==> flow/design.v <==
`timescale 1ns / 1ps
module mat_mul #
	(
        parameter integer DIM_LOG = 2,     
        parameter integer DIM = 2**DIM_LOG,
        parameter integer SIZE = DIM*DIM,
        parameter integer SIZE_LOG = 2*DIM_LOG,
        parameter integer DATA_WIDTH = 32
    )
    (
		input wire  s00_axi_aclk,
		input wire  s00_axi_aresetn,
		output wire  s00_axis_tready,
		input wire [DATA_WIDTH-1 : 0] s00_axis_tdata,
		input wire  s00_axis_tlast,
        input wire  s00_axis_tvalid,
		output wire  m00_axis_tvalid,
        output wire [DATA_WIDTH-1 : 0] m00_axis_tdata,
        output wire [(DATA_WIDTH/8)-1 : 0] m00_axis_tstrb,
        output wire  m00_axis_tlast,
        input wire  m00_axis_tready,
        input wire sel, 
        input wire start
    );
	reg busy;               
	reg item_done;          
	reg matrix_done;        
	reg start_transfer;     
	reg transfer;           
	reg last_transfer;      
	reg mac_enable;         
    reg [DATA_WIDTH-1 : 0] mem_A [0 : SIZE-1];  
    reg [DATA_WIDTH-1 : 0] mem_B [0 : SIZE-1];  
    reg [DATA_WIDTH-1 : 0] mem_R [0 : SIZE-1];  
    reg [DATA_WIDTH-1 : 0] mat_A;    
    reg [DATA_WIDTH-1 : 0] mat_B;    
    reg [DATA_WIDTH-1 : 0] mat_R;    
    reg [SIZE_LOG-1 : 0] addr_stream_in;     
    reg [SIZE_LOG-1 : 0] addr_stream_out;    
    wire [SIZE_LOG-1 : 0] addr_A;    
    wire [SIZE_LOG-1 : 0] addr_B;    
    reg [SIZE_LOG-1 : 0] addr_R;     
    reg [DIM_LOG-1 : 0] row_cnt;     
    reg [DIM_LOG-1 : 0] col_cnt;     
    reg [DIM_LOG-1 : 0] tmp_cnt;     
    wire [DATA_WIDTH-1 : 0] mad;     
    reg [DATA_WIDTH-1 : 0] mac;      
    assign s00_axis_tready = !busy  && s00_axis_tvalid ;  
    always @ (posedge s00_axi_aclk) begin
        if (!s00_axi_aresetn || s00_axis_tlast)
            addr_stream_in <= 0;
        else if (s00_axis_tready)  
            addr_stream_in <= addr_stream_in+1 ;  
    end
    always @ (posedge s00_axi_aclk) begin 
        if (s00_axis_tvalid && !sel && s00_axis_tready)  
            mem_A [addr_stream_in] <= s00_axis_tdata;
        if (busy)  
            mat_A <= mem_A [addr_A];
    end
    always @ (posedge s00_axi_aclk) begin
        if (s00_axis_tvalid && sel && s00_axis_tready)  
            mem_B [addr_stream_in] <= s00_axis_tdata;
        if (busy)  
            mat_B <= mem_B [addr_B];
    end
    assign m00_axis_tstrb = 4'hf;    
    assign m00_axis_tdata = mat_R;   
    assign m00_axis_tlast = last_transfer;   
    assign m00_axis_tvalid =  transfer; 
    always @ (posedge s00_axi_aclk) begin
        if (!s00_axi_aresetn || matrix_done)  
            addr_stream_out <= 0;
        else if ((m00_axis_tready && transfer  || start_transfer  ))  
            addr_stream_out <=   addr_stream_out + 1;  
    end
    always @ (posedge s00_axi_aclk) begin
        if (!s00_axi_aresetn)
            start_transfer <= 0;
        else
            start_transfer <= matrix_done; 
    end
    always @ (posedge s00_axi_aclk) begin
        if (!s00_axi_aresetn || (m00_axis_tlast && m00_axis_tvalid && m00_axis_tready))  
            transfer <= 0;
        else if (start_transfer)  
            transfer <= 1; 
    end
    always @ (posedge s00_axi_aclk) begin
        if (!s00_axi_aresetn)
            last_transfer <= 0;
        else if (m00_axis_tready && transfer || start_transfer)
            last_transfer <= (addr_stream_out == SIZE-1); 
    end
    always @ (posedge s00_axi_aclk) begin
        if (item_done)  
            mem_R [addr_R] <= mad ;  
        if (m00_axis_tready && transfer || start_transfer)  
            mat_R <= mem_R [addr_stream_out];
    end
    always @ (posedge s00_axi_aclk) begin
        if (!s00_axi_aresetn || matrix_done ) 
            busy <= 0;
        else if (start )  
            busy <= 1'b1;
    end
    always @ (posedge s00_axi_aclk) begin
        if (!s00_axi_aresetn)
            item_done <= 0;
        else
            item_done <= (tmp_cnt==DIM-1 && busy) ;  
    end
    always @ (posedge s00_axi_aclk) begin
        if (!s00_axi_aresetn)
            matrix_done <= 0;
        else
            matrix_done <= (row_cnt == DIM-1) && (col_cnt == DIM-1) && (tmp_cnt==DIM-1) ;  
    end
    always @ (posedge s00_axi_aclk) begin
        if (!s00_axi_aresetn || start || tmp_cnt == DIM)  
            tmp_cnt <= 0;
        else if (busy && !matrix_done)  
            tmp_cnt <= tmp_cnt + 1;
    end
    always @ (posedge s00_axi_aclk) begin
        if (!s00_axi_aresetn || start || col_cnt==DIM)  
            col_cnt <= 0;
        else if (busy && tmp_cnt==DIM-1)  
            col_cnt <= col_cnt + 1;
    end
    always @ (posedge s00_axi_aclk) begin
        if (!s00_axi_aresetn || start || row_cnt==DIM)  
            row_cnt <= 0;
        else if (busy && col_cnt == DIM-1 && tmp_cnt==DIM-1)  
            row_cnt <= row_cnt + 1;
    end
    assign addr_A = row_cnt * (DIM) + tmp_cnt;  
    assign addr_B = tmp_cnt * (DIM) + col_cnt;
    always @ (posedge s00_axi_aclk) begin
        if (!s00_axi_aresetn || start)
            addr_R <= 0;
        else if (busy && item_done)  
            addr_R <= addr_R + 1 ;  
    end
    assign mad = mat_A * mat_B + mac;
    always @ (posedge s00_axi_aclk) begin
       if (!s00_axi_aresetn || tmp_cnt==0 )  
           mac <= 0;
       else if (mac_enable)
           mac <= mad ;  
    end
    always @ (posedge s00_axi_aclk) begin
       if (!s00_axi_aresetn)
           mac_enable <= 0;
       else if (busy)
           mac_enable <= 1;  
    end
endmodule
* Reports on mat_mul
The steps from the RTL of mat_mul to its reports follow in flow order. Line numbers count from 1 in the design file above. Operators carry their Yosys type and port widths (W data, S select, Z words). A cell with - has no value.
Set-up: top mat_mul, clock input s00_axi_aclk, standard-cell library sky130hd, corner tt_025C_1v80

* Word-level counts
Counts by Yosys on the flattened word-level netlist (proc, flatten, opt, wreduce; memories kept). Register bits leave out memories and registers merged into their read ports (data or address); mux counts leave out enables and synchronous resets folded into registers. Print and check cells are left out. Cells with the same type and inputs are merged into one. Memory sizes are those after Yosys's memory passes, which may raise the word count (mostly to a power of two), join words into wider ones and drop unused or constant bits.
Bit counts: latch bits 0, elaborated cells 66, input port bits 39, memories kept 3, word width x clocked read ports 96, RAM bits 1536, output and inout bits 39, flip-flop bits (word level) 57, memory bits (read-only) 0
Cells by class: add/sub/neg operators 9, divide/modulo/power cells 0, bitwise operators 0, reductions and logical operators 26, multiplexer cells 9, shifts and indexed selects 0, $lt $le $gt $ge 0, equality and inequality tests 4, multipliers 1
Memories:
- mem_A | words 16, width 32, rd ports 1, wr ports 1, line 32 | reg [DATA_WIDTH-1 : 0] mem_A [0 : SIZE-1];
- mem_B | words 16, width 32, rd ports 1, wr ports 1, line 33 | reg [DATA_WIDTH-1 : 0] mem_B [0 : SIZE-1];
- mem_R | words 16, width 32, rd ports 1, wr ports 1, line 34 | reg [DATA_WIDTH-1 : 0] mem_R [0 : SIZE-1];
Operators by type and width (number):
- $mul A32 B32 Y32 | 1
- $mux W32 | 3
- $add A32 B32 Y32 | 1
- $logic_and A1 B1 Y1 | 15
- $add A4 B1 Y4 const B | 3
- $mux W4 | 3
- $add A4 B2 Y4 | 2
- $logic_or A1 B1 Y1 | 6
- $add A2 B1 Y2 const B | 3
- $eq A2 B2 Y1 const B | 3
- $logic_not A1 Y1 | 4
- $eq A4 B4 Y1 const B | 1
- $mux W1 | 3
- $logic_not A2 Y1 | 1

* Logic depth
Longest topological path by Yosys (ltp), each cell counted once; first at word level (registers and memories cut), then after technology mapping (sequential cells cut; the memories' decode and read muxes count).
Depth: depth after elaboration 4, ABC_AREA 0, mapped depth 30, gate-level depth less buffers 27

* After synthesis
Source: synth_stat.txt of the flow (Yosys; design flattened, memories mapped). It holds for the ABC_AREA given above (unset counts as 0); a run with the other value may have another netlist. The area totals of this step are shown rounded.
Synthesis totals: chip area (Yosys) 79500 µm², area of sequential cells 50100 µm², mapped cells 4406, mapped flip-flops 1689, buffer cells 217
Cells by type:
- sky130_fd_sc_hd__edfxtp_1 | number 1632, total area 4.9E+04 µm²
- sky130_fd_sc_hd__mux4_2 | number 480, total area 1.08E+04 µm²
- sky130_fd_sc_hd__fa_1 | number 438, total area 8768.41 µm²
- sky130_fd_sc_hd__inv_1 | number 510, total area 1.91E+03 µm²
- sky130_fd_sc_hd__and2_1 | number 292, total area 1.83E+03 µm²
- sky130_fd_sc_hd__ha_1 | number 137, total area 1.71E+03 µm²
- sky130_fd_sc_hd__dfxtp_1 | number 57, total area 1.14E+03 µm²
- sky130_fd_sc_hd__nand2_1 | number 265, total area 994.704 µm²
- sky130_fd_sc_hd__xnor2_1 | number 70, total area 613.088 µm²
- sky130_fd_sc_hd__clkbuf_1 | number 162, total area 608.083 µm²
- sky130_fd_sc_hd__nor2_1 | number 103, total area 386.621 µm²
- sky130_fd_sc_hd__mux2i_1 | number 31, total area 310.298 µm²
- sky130_fd_sc_hd__xor2_1 | number 26, total area 227.718 µm²
- sky130_fd_sc_hd__buf_1 | number 49, total area 183.926 µm²
- sky130_fd_sc_hd__a21oi_1 | number 31, total area 155.149 µm²
- sky130_fd_sc_hd__a21o_1 | number 13, total area 97.594 µm²
- sky130_fd_sc_hd__o21ai_0 | number 15, total area 75.072 µm²
- sky130_fd_sc_hd__nand3_1 | number 14, total area 70.067 µm²
Not listed: further types 33, cells in them 81.

* Worst setup path after synthesis
Path of least setup slack by OpenSTA after synthesis, without wires, with an ideal clock, recovery checks aside; 20% of the period is set as input and as output delay. Where synthesis merged equal registers, the netlist keeps one of their names.
Timing path after synthesis: kind reg-to-reg, from register mat_A[13], to register mac[29], library setup time 0.066 ns, setup slack 2.542 ns, period 10.0 ns, time at the first pin 0.000 ns, buffers on the path 3, arrival 7.391 ns, path delay 7.457 ns, required time 9.934 ns, stages on the path 29, synthesis period reached 7.458 ns
"path delay" is the arrival time less input delay plus setup time. "stages on the path" counts driving pins, that of a launching flip-flop among them; a cell with two outputs on the path counts twice. "synthesis period reached" is the clock period less the worst setup slack; recovery checks do not enter. This is arithmetic on one report: input and output delays are still those of the set period (20% each). The rows between start and end are the longest chain of elaborated cells between them; the timing report does not say that the signal goes this way. Where chains are equally long, one stands for them. Each line given opens the expression or statement behind the cell; cells for indexed reads and writes are added by Yosys, which also makes memories of some case tables.
Between the ends, after synthesis: cell sequence sky130_fd_sc_hd__edfxtp_1 > sky130_fd_sc_hd__clkbuf_1 > sky130_fd_sc_hd__clkbuf_1 > sky130_fd_sc_hd__and2_1 > sky130_fd_sc_hd__fa_1 > sky130_fd_sc_hd__fa_1 > sky130_fd_sc_hd__fa_1 > sky130_fd_sc_hd__inv_1 > sky130_fd_sc_hd__fa_1 > sky130_fd_sc_hd__inv_1 > sky130_fd_sc_hd__fa_1 > sky130_fd_sc_hd__inv_1 > sky130_fd_sc_hd__fa_1 > sky130_fd_sc_hd__inv_1 > sky130_fd_sc_hd__fa_1 > sky130_fd_sc_hd__inv_1 > sky130_fd_sc_hd__fa_1 > sky130_fd_sc_hd__inv_1 > sky130_fd_sc_hd__ha_1 > sky130_fd_sc_hd__clkbuf_1 > sky130_fd_sc_hd__a21oi_1 > sky130_fd_sc_hd__o21ai_0 > sky130_fd_sc_hd__a22oi_1 > sky130_fd_sc_hd__o211ai_1 > sky130_fd_sc_hd__a2111oi_0 > sky130_fd_sc_hd__o21bai_1 > sky130_fd_sc_hd__xor2_1 > sky130_fd_sc_hd__mux2i_1 > sky130_fd_sc_hd__nor2_1, cells in the longest elaborated chain 2, elaborated cells between the ends (all ways) 2, source lines of those cells 1, those cells by class 1 x add/sub; 1 x mul
Ends and longest elaborated chain, after synthesis:
- start: declaration | line 35 | reg [DATA_WIDTH-1 : 0] mat_A;
- $mul A32 B32 Y32 | line 145 | assign mad = mat_A * mat_B + mac;
- $add A32 B32 Y32 | line 145
- end: assignment | line 148 | mac <= 0;
- end: assignment | line 150 | mac <= mad ;
- end: declaration | line 47 | reg [DATA_WIDTH-1 : 0] mac;
Some nets on the timed path still bear RTL names; the line given drives or declares the net.
Nets with RTL names, path after synthesis (line):
- mad[29] | 145

* Worst path after layout
Path of least setup slack in the final report of run 1 (OpenROAD, finished layout, wires in). Where an end is a register, its clock arrival counts in the times.
Timing path post-layout: kind reg-to-reg, from register mat_B[7], to memory mem_R[7][31], arrival 8.28 ns, buffers on the path 4, time at the first pin 0.79 ns, stages on the path 29, required time 10.51 ns, period 10.0 ns, library setup time 0.26 ns, setup slack 2.23 ns
The rows between start and end are the longest chain of elaborated cells between them; the timing report does not say that the signal goes this way. Where chains are equally long, one stands for them.
Between the ends, post-layout: cell sequence sky130_fd_sc_hd__edfxtp_1 > sky130_fd_sc_hd__buf_4 > sky130_fd_sc_hd__and2_1 > sky130_fd_sc_hd__fa_2 > sky130_fd_sc_hd__fa_2 > sky130_fd_sc_hd__fa_1 > sky130_fd_sc_hd__inv_1 > sky130_fd_sc_hd__fa_1 > sky130_fd_sc_hd__inv_1 > sky130_fd_sc_hd__fa_1 > sky130_fd_sc_hd__inv_1 > sky130_fd_sc_hd__fa_1 > sky130_fd_sc_hd__inv_2 > sky130_fd_sc_hd__fa_1 > sky130_fd_sc_hd__inv_1 > sky130_fd_sc_hd__fa_1 > sky130_fd_sc_hd__inv_2 > sky130_fd_sc_hd__ha_4 > sky130_fd_sc_hd__buf_8 > sky130_fd_sc_hd__a21oi_2 > sky130_fd_sc_hd__o21ai_2 > sky130_fd_sc_hd__a22oi_2 > sky130_fd_sc_hd__o211ai_1 > sky130_fd_sc_hd__buf_4 > sky130_fd_sc_hd__a2111oi_4 > sky130_fd_sc_hd__buf_4 > sky130_fd_sc_hd__o21ai_4 > sky130_fd_sc_hd__a21o_4 > sky130_fd_sc_hd__and2_4, cells in the longest elaborated chain 3, elaborated cells between the ends (all ways) 3, source lines of those cells 2, those cells by class 1 x add/sub; 1 x mul; 1 x mux
Ends and longest elaborated chain, post-layout:
- start: declaration | line 36 | reg [DATA_WIDTH-1 : 0] mat_B;
- $mul A32 B32 Y32 | line 145 | assign mad = mat_A * mat_B + mac;
- $add A32 B32 Y32 | line 145
- $mux W32 | line 96 | if (item_done)
- end: declaration | line 34 | reg [DATA_WIDTH-1 : 0] mem_R [0 : SIZE-1];

Subject: flow runs of mat_mul

Hi,

Below are 2 stored runs of the flow (Yosys, OpenROAD; platform sky130hd) on mat_mul, each with its settings and what was measured, unordered. Constraints: input delay and output delay 20% of the set period each, output load 0.01 pF.
Measured values are rounded.

[run 1] flow files
==> flow/run.sh <==
#!/bin/bash
# the make line also repeats the synthesis and layout settings of config.mk as NAME=value (left out here)
make -C /OpenROAD-flow-scripts/flow DESIGN_CONFIG=/design/flow/config.mk WORK_HOME=/design/flow/orfs CLKGATE_MAP_FILE= finish
==> flow/config.mk <==
export PLATFORM = sky130hd
export DESIGN_NAME = mat_mul
export DESIGN_NICKNAME = mat_mul
export VERILOG_FILES = /design/flow/design.v
export SDC_FILE = /design/flow/constraint.sdc
export NUM_CORES = 4
export LEC_CHECK = 0
export CAP_MARGIN = 15
export CORE_MARGIN = 2
export CORE_UTILIZATION = 40
export GPL_TIMING_DRIVEN = 0
export SETUP_SLACK_MARGIN = 2.42
export SLEW_MARGIN = 15
==> flow/constraint.sdc <==
create_clock -name core_clock -period 10.0 [get_ports {s00_axi_aclk}]
set_input_delay 2.0000 -clock core_clock [delete_from_list [all_inputs] [get_ports {s00_axi_aclk}]]
set_output_delay 2.0000 -clock core_clock [all_outputs]
set_load 0.01 [all_outputs]

[run 1] result: smallest setup slack 2.23 ns; worst hold slack 0.494 ns; standard-cell area after layout 93700 µm²; die footprint 202000 µm²; setup TNS 0.000 ns; netlist area reported by Yosys 79500 µm²

[run 2] flow files
==> flow/run.sh <==
#!/bin/bash
# the make line also repeats the synthesis and layout settings of config.mk as NAME=value (left out here)
make -C /OpenROAD-flow-scripts/flow DESIGN_CONFIG=/design/flow/config.mk WORK_HOME=/design/flow/orfs CLKGATE_MAP_FILE= finish
==> flow/config.mk <==
export PLATFORM = sky130hd
export DESIGN_NAME = mat_mul
export DESIGN_NICKNAME = mat_mul
export VERILOG_FILES = /design/flow/design.v
export SDC_FILE = /design/flow/constraint.sdc
export NUM_CORES = 4
export LEC_CHECK = 0
export ABC_AREA = 1
export CAP_MARGIN = 20
export CELL_PAD_IN_SITES_DETAIL_PLACEMENT = 0
export CELL_PAD_IN_SITES_GLOBAL_PLACEMENT = 3
export CORE_ASPECT_RATIO = 0.57
export CORE_MARGIN = 9
export CORE_UTILIZATION = 25
export CTS_CLUSTER_SIZE = 31
export GPL_ROUTABILITY_DRIVEN = 1
export MAX_ROUTING_LAYER = met5
export MIN_ROUTING_LAYER = met1
export SETUP_SLACK_MARGIN = 0.54
export SLEW_MARGIN = 20
export TNS_END_PERCENT = 95
==> flow/constraint.sdc <==
create_clock -name core_clock -period 5.31 [get_ports {s00_axi_aclk}]
set_input_delay 1.0620 -clock core_clock [delete_from_list [all_inputs] [get_ports {s00_axi_aclk}]]
set_output_delay 1.0620 -clock core_clock [all_outputs]
set_load 0.01 [all_outputs]

[run 2] result: smallest setup slack -1.76 ns; worst hold slack 0.480 ns; standard-cell area after layout 99100 µm²; die footprint 352000 µm²; setup TNS -561 ns; netlist area reported by Yosys 82500 µm²

Regards
